==> flow/design.v <==
module cla32(input [31:0]a, input [31:0]b,output [32:0]out);
wire [1:0]w[0:32], L1[0:31], L2[0:31], L3[0:31], L4[0:31],L5[0:31];
wire L6[31:0];
genvar q;
generate    for(q=0; q<=31; q=q+1) begin
                  current_status s(.a(a[q]),.b(b[q]),.t(w[q+1]));
            end
endgenerate
assign w[0] = 0;
generate    for(q=0;q<=30;q=q+1) begin
                  look_ahead l(.s(w[31-q]),.f(w[30-q]),.o(L1[q]));
            end
endgenerate
assign L1[31] = w[0];
generate    for(q=0;q<=29;q=q+1) begin
                  look_ahead l(.s(L1[q]),.f(L1[q+2]),.o(L2[q]));
            end
endgenerate
assign L2[30] = L1[30];
assign L2[31] = L1[31];
generate    for(q=0;q<=27;q=q+1) begin
                  look_ahead l(.s(L2[q]),.f(L2[q+4]),.o(L3[q]));
            end
endgenerate
assign {L3[28], L3[29], L3[30], L3[31]} = {L2[28], L2[29], L2[30], L2[31]};
generate    for(q=0;q<=23;q=q+1) begin
                  look_ahead l(.s(L3[q]),.f(L3[q+8]),.o(L4[q]));
            end
endgenerate
generate    for(q=24;q<=31;q=q+1) begin
                  assign L4[q] = L3[q];
            end
endgenerate
generate    for(q=0;q<=15;q=q+1) begin
                  look_ahead l(.s(L4[q]),.f(L4[q+16]),.o(L5[q]));
            end
endgenerate
generate    for(q=16;q<=31;q=q+1) begin
                  assign L5[q] = L4[q];
            end
endgenerate
generate    for(q=0;q<=31;q=q+1) begin
                  assign L6[q] = a[q] ^ b[q] ^ L5[31-q][0];
            end
endgenerate
generate    for(q=0;q<=31;q=q+1) begin
                  assign out[q] = L6[q];
            end
            assign out[32] = w[0];
endgenerate
endmodule
module current_status(input a,input b,output [1:0]t);
      assign {t[0],t[1]} = {a || b , a && b};
endmodule
module look_ahead(input [1:0]s, input [1:0]f,output [1:0]o);
      assign o[1] = (s[1] & s[0] & !f[1]) | (s[0] & f[1] & f[0]);
      assign o[0] = (s[1] & s[0] & !f[1] & !f[0]) | (f[0] & s[0]);
endmodule
module wallace_mul(input [15:0] a, input [15:0] b, output [32:0] out, input clk);
wire [30:0] m[0:15];
reg [30:0] m15_1,m15_2,m15_3;
reg [30:0] u[14:0];
reg [31:0] v[14:0];
reg [31:0] v10_1,v12_2,v12_1;
reg [31:0] temp;
reg [31:0] temp_v;
genvar q,k,i,j;
assign m[0] = b[0] == 0 ? 31'b0 : {15'b0,a};
assign m[1] = b[1] == 0 ? 31'b0 : {14'b0,a,1'b0};
assign m[2] = b[2] == 0 ? 31'b0 : {13'b0,a,2'b0};
assign m[3] = b[3] == 0 ? 31'b0 : {12'b0,a,3'b0};
assign m[4] = b[4] == 0 ? 31'b0 : {11'b0,a,4'b0};
assign m[5] = b[5] == 0 ? 31'b0 : {10'b0,a,5'b0};
assign m[6] = b[6] == 0 ? 31'b0 : {9'b0,a,6'b0};
assign m[7] = b[7] == 0 ? 31'b0 : {8'b0,a,7'b0};
assign m[8] = b[8] == 0 ? 31'b0 : {7'b0,a,8'b0};
assign m[9] = b[9] == 0 ? 31'b0 : {6'b0,a,9'b0};
assign m[10] = b[10] == 0 ? 31'b0 : {5'b0,a,10'b0};
assign m[11] = b[11] == 0 ? 31'b0 : {4'b0,a,11'b0};
assign m[12] = b[12] == 0 ? 31'b0 : {3'b0,a,12'b0};
assign m[13] = b[13] == 0 ? 31'b0 : {2'b0,a,13'b0};
assign m[14] = b[14] == 0 ? 31'b0 : {1'b0,a,14'b0};
assign m[15] = b[15] == 0 ? 31'b0 : {a,15'b0};
generate    for(q=0; q<=14; q=q+1) begin
                  always @ ( posedge clk )
                        v[q][0] <= 0;
            end
endgenerate
generate    for(k=0; k<=12; k=k+3) begin
                  for(q=0; q<=30; q=q+1) begin
                  always @ ( posedge clk ) begin
                        u[k][q] <= m[k][q] ^ m[k+1][q] ^ m[k+2][q];
                        v[k][q+1] <= m[k][q] && m[k+1][q] || m[k+2][q] && ( m[k][q] || m[k+1][q] );
                  end
                  end
            end
            always @ ( posedge clk )
                  m15_1 <= m[15];
            for(q=0; q<=30; q=q+1) begin
            always @ ( posedge clk ) begin
                        u[1][q] <= u[0][q] ^ v[0][q] ^ u[3][q];
                        v[1][q+1] <= u[0][q] && v[0][q] || u[3][q] && ( u[0][q] || v[0][q] );
            end
            end
            for(q=0; q<=30; q=q+1) begin
            always @ ( posedge clk ) begin
                        u[2][q] <= u[6][q] ^ v[6][q] ^ v[3][q];
                        v[2][q+1] <= u[6][q] && v[6][q] || v[3][q] && ( u[6][q] || v[6][q] );
            end
            end
            for(q=0; q<=30; q=q+1) begin
            always @ ( posedge clk ) begin
                  u[4][q] <= u[9][q] ^ v[9][q] ^ u[12][q];
                  v[4][q+1] <= u[9][q] && v[9][q] || u[12][q] && ( u[9][q] || v[9][q] );
            end
            end
            always @ ( posedge clk ) begin
                  m15_2 <= m15_1;
                  v12_1 <= v[12];
            end
            for(q=0; q<=30; q=q+1) begin
            always @ ( posedge clk ) begin
                  u[5][q] <= u[1][q] ^ v[1][q] ^ u[2][q];
                  v[5][q+1] <= u[1][q] && v[1][q] || u[2][q] && ( u[1][q] || v[1][q] );
            end
            end
            for(q=0; q<=30; q=q+1) begin
            always @ ( posedge clk ) begin
                  u[7][q] <= u[4][q] ^ v[4][q] ^ v[2][q];
                  v[7][q+1] <= u[4][q] && v[4][q] || v[2][q] && ( u[4][q] || v[4][q] );
            end
            end
            always @ ( posedge clk ) begin
                  m15_3 <= m15_2;
                  v12_2 <= v12_1;
            end
            for(q=0; q<=30; q=q+1) begin
            always @ ( posedge clk ) begin
                  u[8][q] <= u[5][q] ^ v[5][q] ^ u[7][q];
                  v[8][q+1] <= u[5][q] && v[5][q] || u[7][q] && ( u[5][q] || v[5][q] );
            end
            end
            for(q=0; q<=30; q=q+1) begin
            always @ ( posedge clk ) begin
                  u[10][q] <= m15_3[q] ^ v12_2[q] ^ v[7][q];
                  v[10][q+1] <= m15_3[q] && v12_2[q] || v[7][q] && ( m15_3[q] || v12_2[q] );
            end
            end
            for(q=0; q<=30; q=q+1) begin
            always @ ( posedge clk ) begin
                  u[11][q] <= u[8][q] ^ v[8][q] ^ u[10][q];
                  v[11][q+1] <= u[8][q] && v[8][q] || u[10][q] && ( u[8][q] || v[8][q] );
            end
            end
            always @ ( posedge clk )
                  v10_1 <= v[10];
            for(q=0; q<=30; q=q+1) begin
            always @ ( posedge clk ) begin
                  u[13][q] <= u[11][q] ^ v[11][q] ^ v10_1[q];
                  v[13][q+1] <= u[11][q] && v[11][q] || v10_1[q] && ( u[11][q] || v[11][q] );
            end
            end
endgenerate
always @ ( posedge clk ) begin
      temp <= {1'b0,u[13]};
      temp_v <= v[13];
end
cla32 object(.a(temp),.b(temp_v),.out(out));
endmodule
Memo
Re: synthesis data of wallace_mul

==> Step by step through the tools: wallace_mul <==
Tool output for the design above before and after an edit, in the order of the flow.
Lines under "before" count in the file above, lines under "after" in the edited file.
"diff": "after" minus "before" as printed here.
Operators: Yosys type, input widths -> output width; for muxes data width and select width s.
Cell names lack the library's common part.
{ "setup": {"design": "wallace_mul", "clock": "clk", "library": "sky130hd", "lib_corner": "tt_025C_1v80"} }

==> The edit <==
Unified diff, file above to edited file.
The edit is scripted: it alters the design's behaviour and was not made to optimise anything.
begin of diff
@@ -20,5 +20,5 @@
 assign L2[31] = L1[31];
 generate    for(q=0;q<=27;q=q+1) begin
-                  look_ahead l(.s(L2[q]),.f(L2[q+4]),.o(L3[q]));
+                  assign L3[q] = 0;
             end
 endgenerate
end of diff

==> Word level <==
Counts by Yosys on the flattened word-level netlist (proc, flatten, opt, wreduce). Print and check cells are left out.
{ "word_totals": {"columns": ["element", "before", "after", "diff"], "rows": [
  ["out_inout_bits", 33, 33, 0],
  ["word_cells", 4585, 3409, -1176],
  ["ff_bits", 1094, 1094, 0],
  ["input_bits", 33, 33, 0]
]} }
{ "op_classes": {"columns": ["element", "before", "after", "diff"], "rows": [
  ["mux", 15, 15, 0],
  ["n_logic", 1797, 887, -910],
  ["reduce_logical", 1913, 1647, -266]
]} }
{ "ops": {"columns": ["op", "before", "after", "diff"], "rows": [
  ["$and 1x1->1", 670, 4, -666],
  ["$or 1x1->1", 217, 1, -216],
  ["$logic_not 1->1", 211, 1, -210],
  ["$xor 1x1->1", 830, 802, -28],
  ["$logic_or 1x1->1", 807, 779, -28],
  ["$logic_and 1x1->1", 785, 757, -28]
]} }
Unchanged operator kinds not shown: 22.

==> Logic depth <==
Yosys ltp: most cells in a row. Word level: on the elaborated netlist, between registers, memories and ports. Mapped: between sequential cells and ports; inverters and the memories' decode and read muxes count.
{ "depth": {"columns": ["element", "before", "after", "diff"], "rows": [
  ["ltp_word", 22, 6, -16],
  ["ABC_AREA", "0", "0", null],
  ["depth_mapped", 11, 3, -8],
  ["depth_no_buf", 9, 2, -7]
]} }

==> After synthesis <==
Source: synth_stat.txt of the flow (Yosys; design flattened, memories mapped). It holds for the ABC_AREA given above (unset counts as 0); a run with the other value may have another netlist.
{ "by_type": {"columns": ["cell", "before", "after", "diff"], "rows": [
  ["and2_1", 261, 174, -87],
  ["and2_2", 0, 82, 82],
  ["ha_1", 112, 53, -59],
  ["inv_1", 55, 0, -55],
  ["clkbuf_1", 35, 0, -35],
  ["nor2_1", 35, 0, -35],
  ["nand2b_1", 29, 0, -29],
  ["a21oi_1", 28, 0, -28],
  ["buf_6", 2, 25, 23],
  ["nor2b_1", 22, 0, -22],
  ["o21ai_0", 16, 0, -16],
  ["xor2_1", 9, 24, 15],
  ["xnor2_1", 14, 0, -14],
  ["nand3_1", 12, 0, -12],
  ["a21o_1", 9, 0, -9],
  ["a211oi_1", 8, 0, -8],
  ["nand2_1", 8, 0, -8],
  ["buf_4", 33, 40, 7]
]} }
Unchanged cell types not shown: 3.
The list need not be complete.
{ "synth_totals": {"columns": ["element", "before", "after", "diff"], "rows": [
  ["buf_cells", 71, 65, -6],
  ["cells", 1714, 1315, -399],
  ["yosys_area_mm2", 0.023968, 0.0215006, -0.0024674],
  ["seqArea_mm2", 0.0143337, 0.0143337, 0.0000000],
  ["ff_cells", 716, 716, 0]
]} }
By module: a second synthesis without flattening, with its own total; a netlist apart from the flattened one above.
{ "hier_totals": {"columns": ["element", "before", "after", "diff"], "rows": [
  ["cells_unflattened", 1902, 1510, -392],
  ["hier_area_mm2", 0.0261851, 0.0232473, -0.0029378]
]} }
Rows give one instance, submodules left out.
{ "by_module_before": {"columns": ["mod", "area_mm2", "instances", "mod_seq_area_mm2", "cells"], "rows": [
  ["wallace_mul", 0.0208875, 1, 0.0143337, 1258],
  ["look_ahead", 0.00003, 129, 0, 4],
  ["cla32", 0.0009972, 1, 0, 66],
  ["current_status", 0.0000138, 31, 0, 2]
]} }
{ "by_module_after": {"columns": ["mod", "area_mm2", "instances", "mod_seq_area_mm2", "cells"], "rows": [
  ["wallace_mul", 0.0209176, 1, 0.0143337, 1258],
  ["look_ahead", 0.00003, 45, 0, 4],
  ["cla32", 0.0009371, 1, 0, 66],
  ["current_status", 0.0000138, 3, 0, 2]
]} }

==> Timing after synthesis <==
Source: OpenSTA report_checks on the synthesized netlist (no wires, ideal clock, input and output delay 20% of the period each), path of least setup slack; recovery checks are left aside. Register names are those of the netlist, which keeps one name where synthesis merged equal registers.
{ "synth_path": {"columns": ["element", "before", "after", "diff"], "rows": [
  ["path_type", "reg-to-output", "input-to-reg", null],
  ["startpoint", "register temp[11]", "input a[14]", null],
  ["endpoint", "output out[25]", "register u[6][20]", null],
  ["n_path_buf", 2, 1, -1],
  ["input_delay_ns", null, 0.880, null],
  ["setup_slack_ns", 1.343, 2.639, 1.296],
  ["required_time_ns", 3.520, 4.269, 0.749],
  ["clock_period_ns", 4.4, 4.4, 0.0],
  ["path_delay_ns", 2.177, 0.881, -1.296],
  ["arrival_time_ns", 2.177, 1.630, -0.547],
  ["output_delay_ns", 0.880, null, null],
  ["setup_ns", null, 0.131, null],
  ["launch_ns", 0.000, 0.880, 0.880],
  ["driving_pins", 12, 3, -9],
  ["period_less_setup_slack_ns", 3.057, 1.761, -1.296]
]} }
"path_delay_ns" is the arrival time less input delay plus setup time.
A path that ends at an output port has no setup time.
"driving_pins": output pins that drive a net of the path, with the launching flip-flop's if there is one; two outputs of one cell count as two.
"period_less_setup_slack_ns" is the clock period less the worst setup slack; recovery checks do not enter. This is arithmetic on one report: input and output delays are still those of the set period (20% each).
The rows between start and end are the longest chain of elaborated cells between them; the timing report does not say that the signal goes this way. Where chains are equally long, one stands for them.
Each line given opens the expression or statement behind the cell; cells for indexed reads and writes are added by Yosys, which also makes memories of some case tables.
{ "synth_between_before": {"cell_sequence": "dfxtp_1 > inv_1 > ha_1 > buf_6 > or2_0 > a221o_1 > a221oi_4 > nor2_1 > a311oi_1 > o21ai_1 > xnor2_1 > buf_4", "elab_chain_len": 20, "cone_cells": 43, "classes_between": "35 x logic; 8 x reduce/logical"} }
{ "synth_rtl_before": {"columns": ["element", "line_no", "source"], "rows": [
  ["start: assignment", 165, "temp <= {1'b0,u[13]};"],
  ["$logic_and 1x1->1", 53, "assign {t[0],t[1]} = {a || b , a && b};"],
  ["$logic_not 1->1", 57, "assign o[0] = (s[1] & s[0] & !f[1] & !f[0]) | (f[0] & s[0]);"],
  ["$and 1x1->1 (2 in a row)", 57, null],
  ["$or 1x1->1", 57, null],
  ["$and 1x1->1 (2 in a row)", 56, "assign o[1] = (s[1] & s[0] & !f[1]) | (s[0] & f[1] & f[0]);"],
  ["$or 1x1->1", 56, null],
  ["$logic_not 1->1", 56, null],
  ["$and 1x1->1", 56, null],
  ["$or 1x1->1", 56, null],
  ["$logic_not 1->1", 57, null],
  ["$and 1x1->1 (2 in a row)", 57, null],
  ["$or 1x1->1", 57, null],
  ["$and 1x1->1 (3 in a row)", 57, null],
  ["$or 1x1->1", 57, null],
  ["$xor 1x1->1", 43, "assign L6[q] = a[q] ^ b[q] ^ L5[31-q][0];"],
  ["end: declaration", 59, "module wallace_mul(input [15:0] a, input [15:0] b, output [32:0] out, input clk);"]
]} }
Nets of the timed path that keep an RTL name, with a line that drives or declares them; the list need not be complete.
{ "synth_named_nets_before": {"columns": ["net", "line_no"], "rows": [
  ["object.L6[25][0]", 43]
]} }
{ "synth_between_after": {"cell_sequence": "buf_4 > and2_2 > fa_1", "elab_chain_len": 3, "cone_cells": 3, "cone_lines": 2, "classes_between": "1 x mux; 2 x logic"} }
{ "synth_rtl_after": {"columns": ["element", "line_no", "source"], "rows": [
  ["start: declaration", 59, "module wallace_mul(input [15:0] a, input [15:0] b, output [32:0] out, input clk);"],
  ["$mux 22", 74, "assign m[6] = b[6] == 0 ? 31'b0 : {9'b0,a,6'b0};"],
  ["$xor 1x1->1 (2 in a row)", 92, "u[k][q] <= m[k][q] ^ m[k+1][q] ^ m[k+2][q];"],
  ["end: assignment", 92, null],
  ["end: declaration", 62, "reg [30:0] u[14:0];"]
]} }

==> Path in the finished layout <==
Path of least setup slack in the final report of each run of pair 1 (OpenROAD, finished layout, wires in). Where an end is a register, its clock arrival counts in the times.
{ "layout_path": {"columns": ["element", "before", "after", "diff"], "rows": [
  ["path_type", "reg-to-output", "reg-to-output", null],
  ["startpoint", "register temp[17]", "register temp[14]", null],
  ["endpoint", "output out[19]", "output out[14]", null],
  ["setup_slack_ns", 0.21, 1.70, 1.49],
  ["driving_pins", 10, 3, -7],
  ["required_time_ns", 3.40, 3.40, 0.00],
  ["n_path_buf", 1, 1, 0],
  ["arrival_time_ns", 3.19, 1.70, -1.49],
  ["output_delay_ns", 0.85, 0.85, 0.00],
  ["clock_period_ns", 4.25, 4.25, 0.00],
  ["launch_ns", 0.58, 0.60, 0.02]
]} }
The rows between start and end are the longest chain of elaborated cells between them; the timing report does not say that the signal goes this way. Where chains are equally long, one stands for them.
{ "layout_between_before": {"cell_sequence": "dfxtp_1 > inv_1 > ha_1 > and3b_1 > nor2_1 > nor2_1 > a21bo_4 > a31oi_1 > xnor2_1 > clkdlybuf4s50_1", "elab_chain_len": 22, "cone_cells": 41, "classes_between": "37 x logic; 4 x reduce/logical"} }
{ "layout_rtl_before": {"columns": ["element", "line_no", "source"], "rows": [
  ["start: assignment", 165, "temp <= {1'b0,u[13]};"],
  ["$logic_and 1x1->1", 53, "assign {t[0],t[1]} = {a || b , a && b};"],
  ["$logic_not 1->1", 57, "assign o[0] = (s[1] & s[0] & !f[1] & !f[0]) | (f[0] & s[0]);"],
  ["$and 1x1->1 (2 in a row)", 57, null],
  ["$or 1x1->1", 57, null],
  ["$and 1x1->1 (3 in a row)", 57, null],
  ["$or 1x1->1", 57, null],
  ["$and 1x1->1 (3 in a row)", 57, null],
  ["$or 1x1->1", 57, null],
  ["$and 1x1->1 (3 in a row)", 57, null],
  ["$or 1x1->1", 57, null],
  ["$and 1x1->1 (3 in a row)", 57, null],
  ["$or 1x1->1", 57, null],
  ["$xor 1x1->1", 43, "assign L6[q] = a[q] ^ b[q] ^ L5[31-q][0];"],
  ["end: declaration", 59, "module wallace_mul(input [15:0] a, input [15:0] b, output [32:0] out, input clk);"]
]} }
{ "layout_between_after": {"cell_sequence": "dfxtp_1 > xor2_1 > clkdlybuf4s50_1", "elab_chain_len": 1, "cone_cells": 1, "cone_lines": 1, "classes_between": "1 x logic"} }
{ "layout_rtl_after": {"columns": ["element", "line_no", "source"], "rows": [
  ["start: assignment", 165, "temp <= {1'b0,u[13]};"],
  ["$xor 1x1->1", 43, "assign L6[q] = a[q] ^ b[q] ^ L5[31-q][0];"],
  ["end: declaration", 59, "module wallace_mul(input [15:0] a, input [15:0] b, output [32:0] out, input clk);"]
]} }

==> Layout results <==
Runs of the flow (Yosys, OpenROAD) on both versions; the two runs of a pair have the same settings. The constraints put input and output delay at 20% of the set period each and load the outputs with 0.01 pF.
{ "flow_settings_pair_1": {"CORE_UTILIZATION": 40, "PLACE_DENSITY": 0.6, "period_ns": 4.25, "CAP_MARGIN": 20, "CORE_MARGIN": 2, "SLEW_MARGIN": 20} }
{ "measured_pair_1": {"columns": ["element", "before", "after", "diff"], "rows": [
  ["die_footprint_mm2", 0.061894, 0.0556229, -0.0062711],
  ["synthesis_area_mm2", 0.023968, 0.0215006, -0.0024674],
  ["period_less_ws_ns", 4.039, 2.549, -1.490],
  ["setup_tns_ns", 0.000, 0.000, 0.000],
  ["worstSetupSlack_ns", 0.211, 1.701, 1.490],
  ["layout_utilization_pct", 47.1, 47.1, 0.0],
  ["finalCellArea_mm2", 0.0278304, 0.0248801, -0.0029503],
  ["power_total_mw", 19.874, 17.189, -2.685]
]} }
{ "flow_settings_pair_2": {"CORE_ASPECT_RATIO": 0.73, "CORE_UTILIZATION": 28, "GPL_ROUTABILITY_DRIVEN": 0, "GPL_TIMING_DRIVEN": 1, "MIN_ROUTING_LAYER": "met1", "PLACE_DENSITY_LB_ADDON": 0.19, "SETUP_SLACK_MARGIN": 1.34, "SLEW_MARGIN": 25, "period_ns": 4.55, "CAP_MARGIN": 20, "CORE_MARGIN": 2} }
{ "measured_pair_2": {"columns": ["element", "before", "after", "diff"], "rows": [
  ["die_footprint_mm2", 0.0879846, 0.0790487, -0.0089359],
  ["synthesis_area_mm2", 0.023968, 0.0215006, -0.0024674],
  ["period_less_ws_ns", 3.862, 2.585, -1.277],
  ["setup_tns_ns", 0.000, 0.000, 0.000],
  ["worstSetupSlack_ns", 0.688, 1.965, 1.277],
  ["layout_utilization_pct", 34.9, 33.4, -1.5],
  ["finalCellArea_mm2", 0.029502, 0.0252993, -0.0042027],
  ["power_total_mw", 20.131, 16.243, -3.888]
]} }
"period_less_ws_ns": clock period set for the run, less the worst setup slack. It is reckoned from that one timing run; input and output delays stay at 20% of the period that was set.
By "power_total_mw" is meant OpenSTA's value without simulated activity: inputs other than the clock are taken to toggle once in ten clock periods, and the tool carries that through the logic.
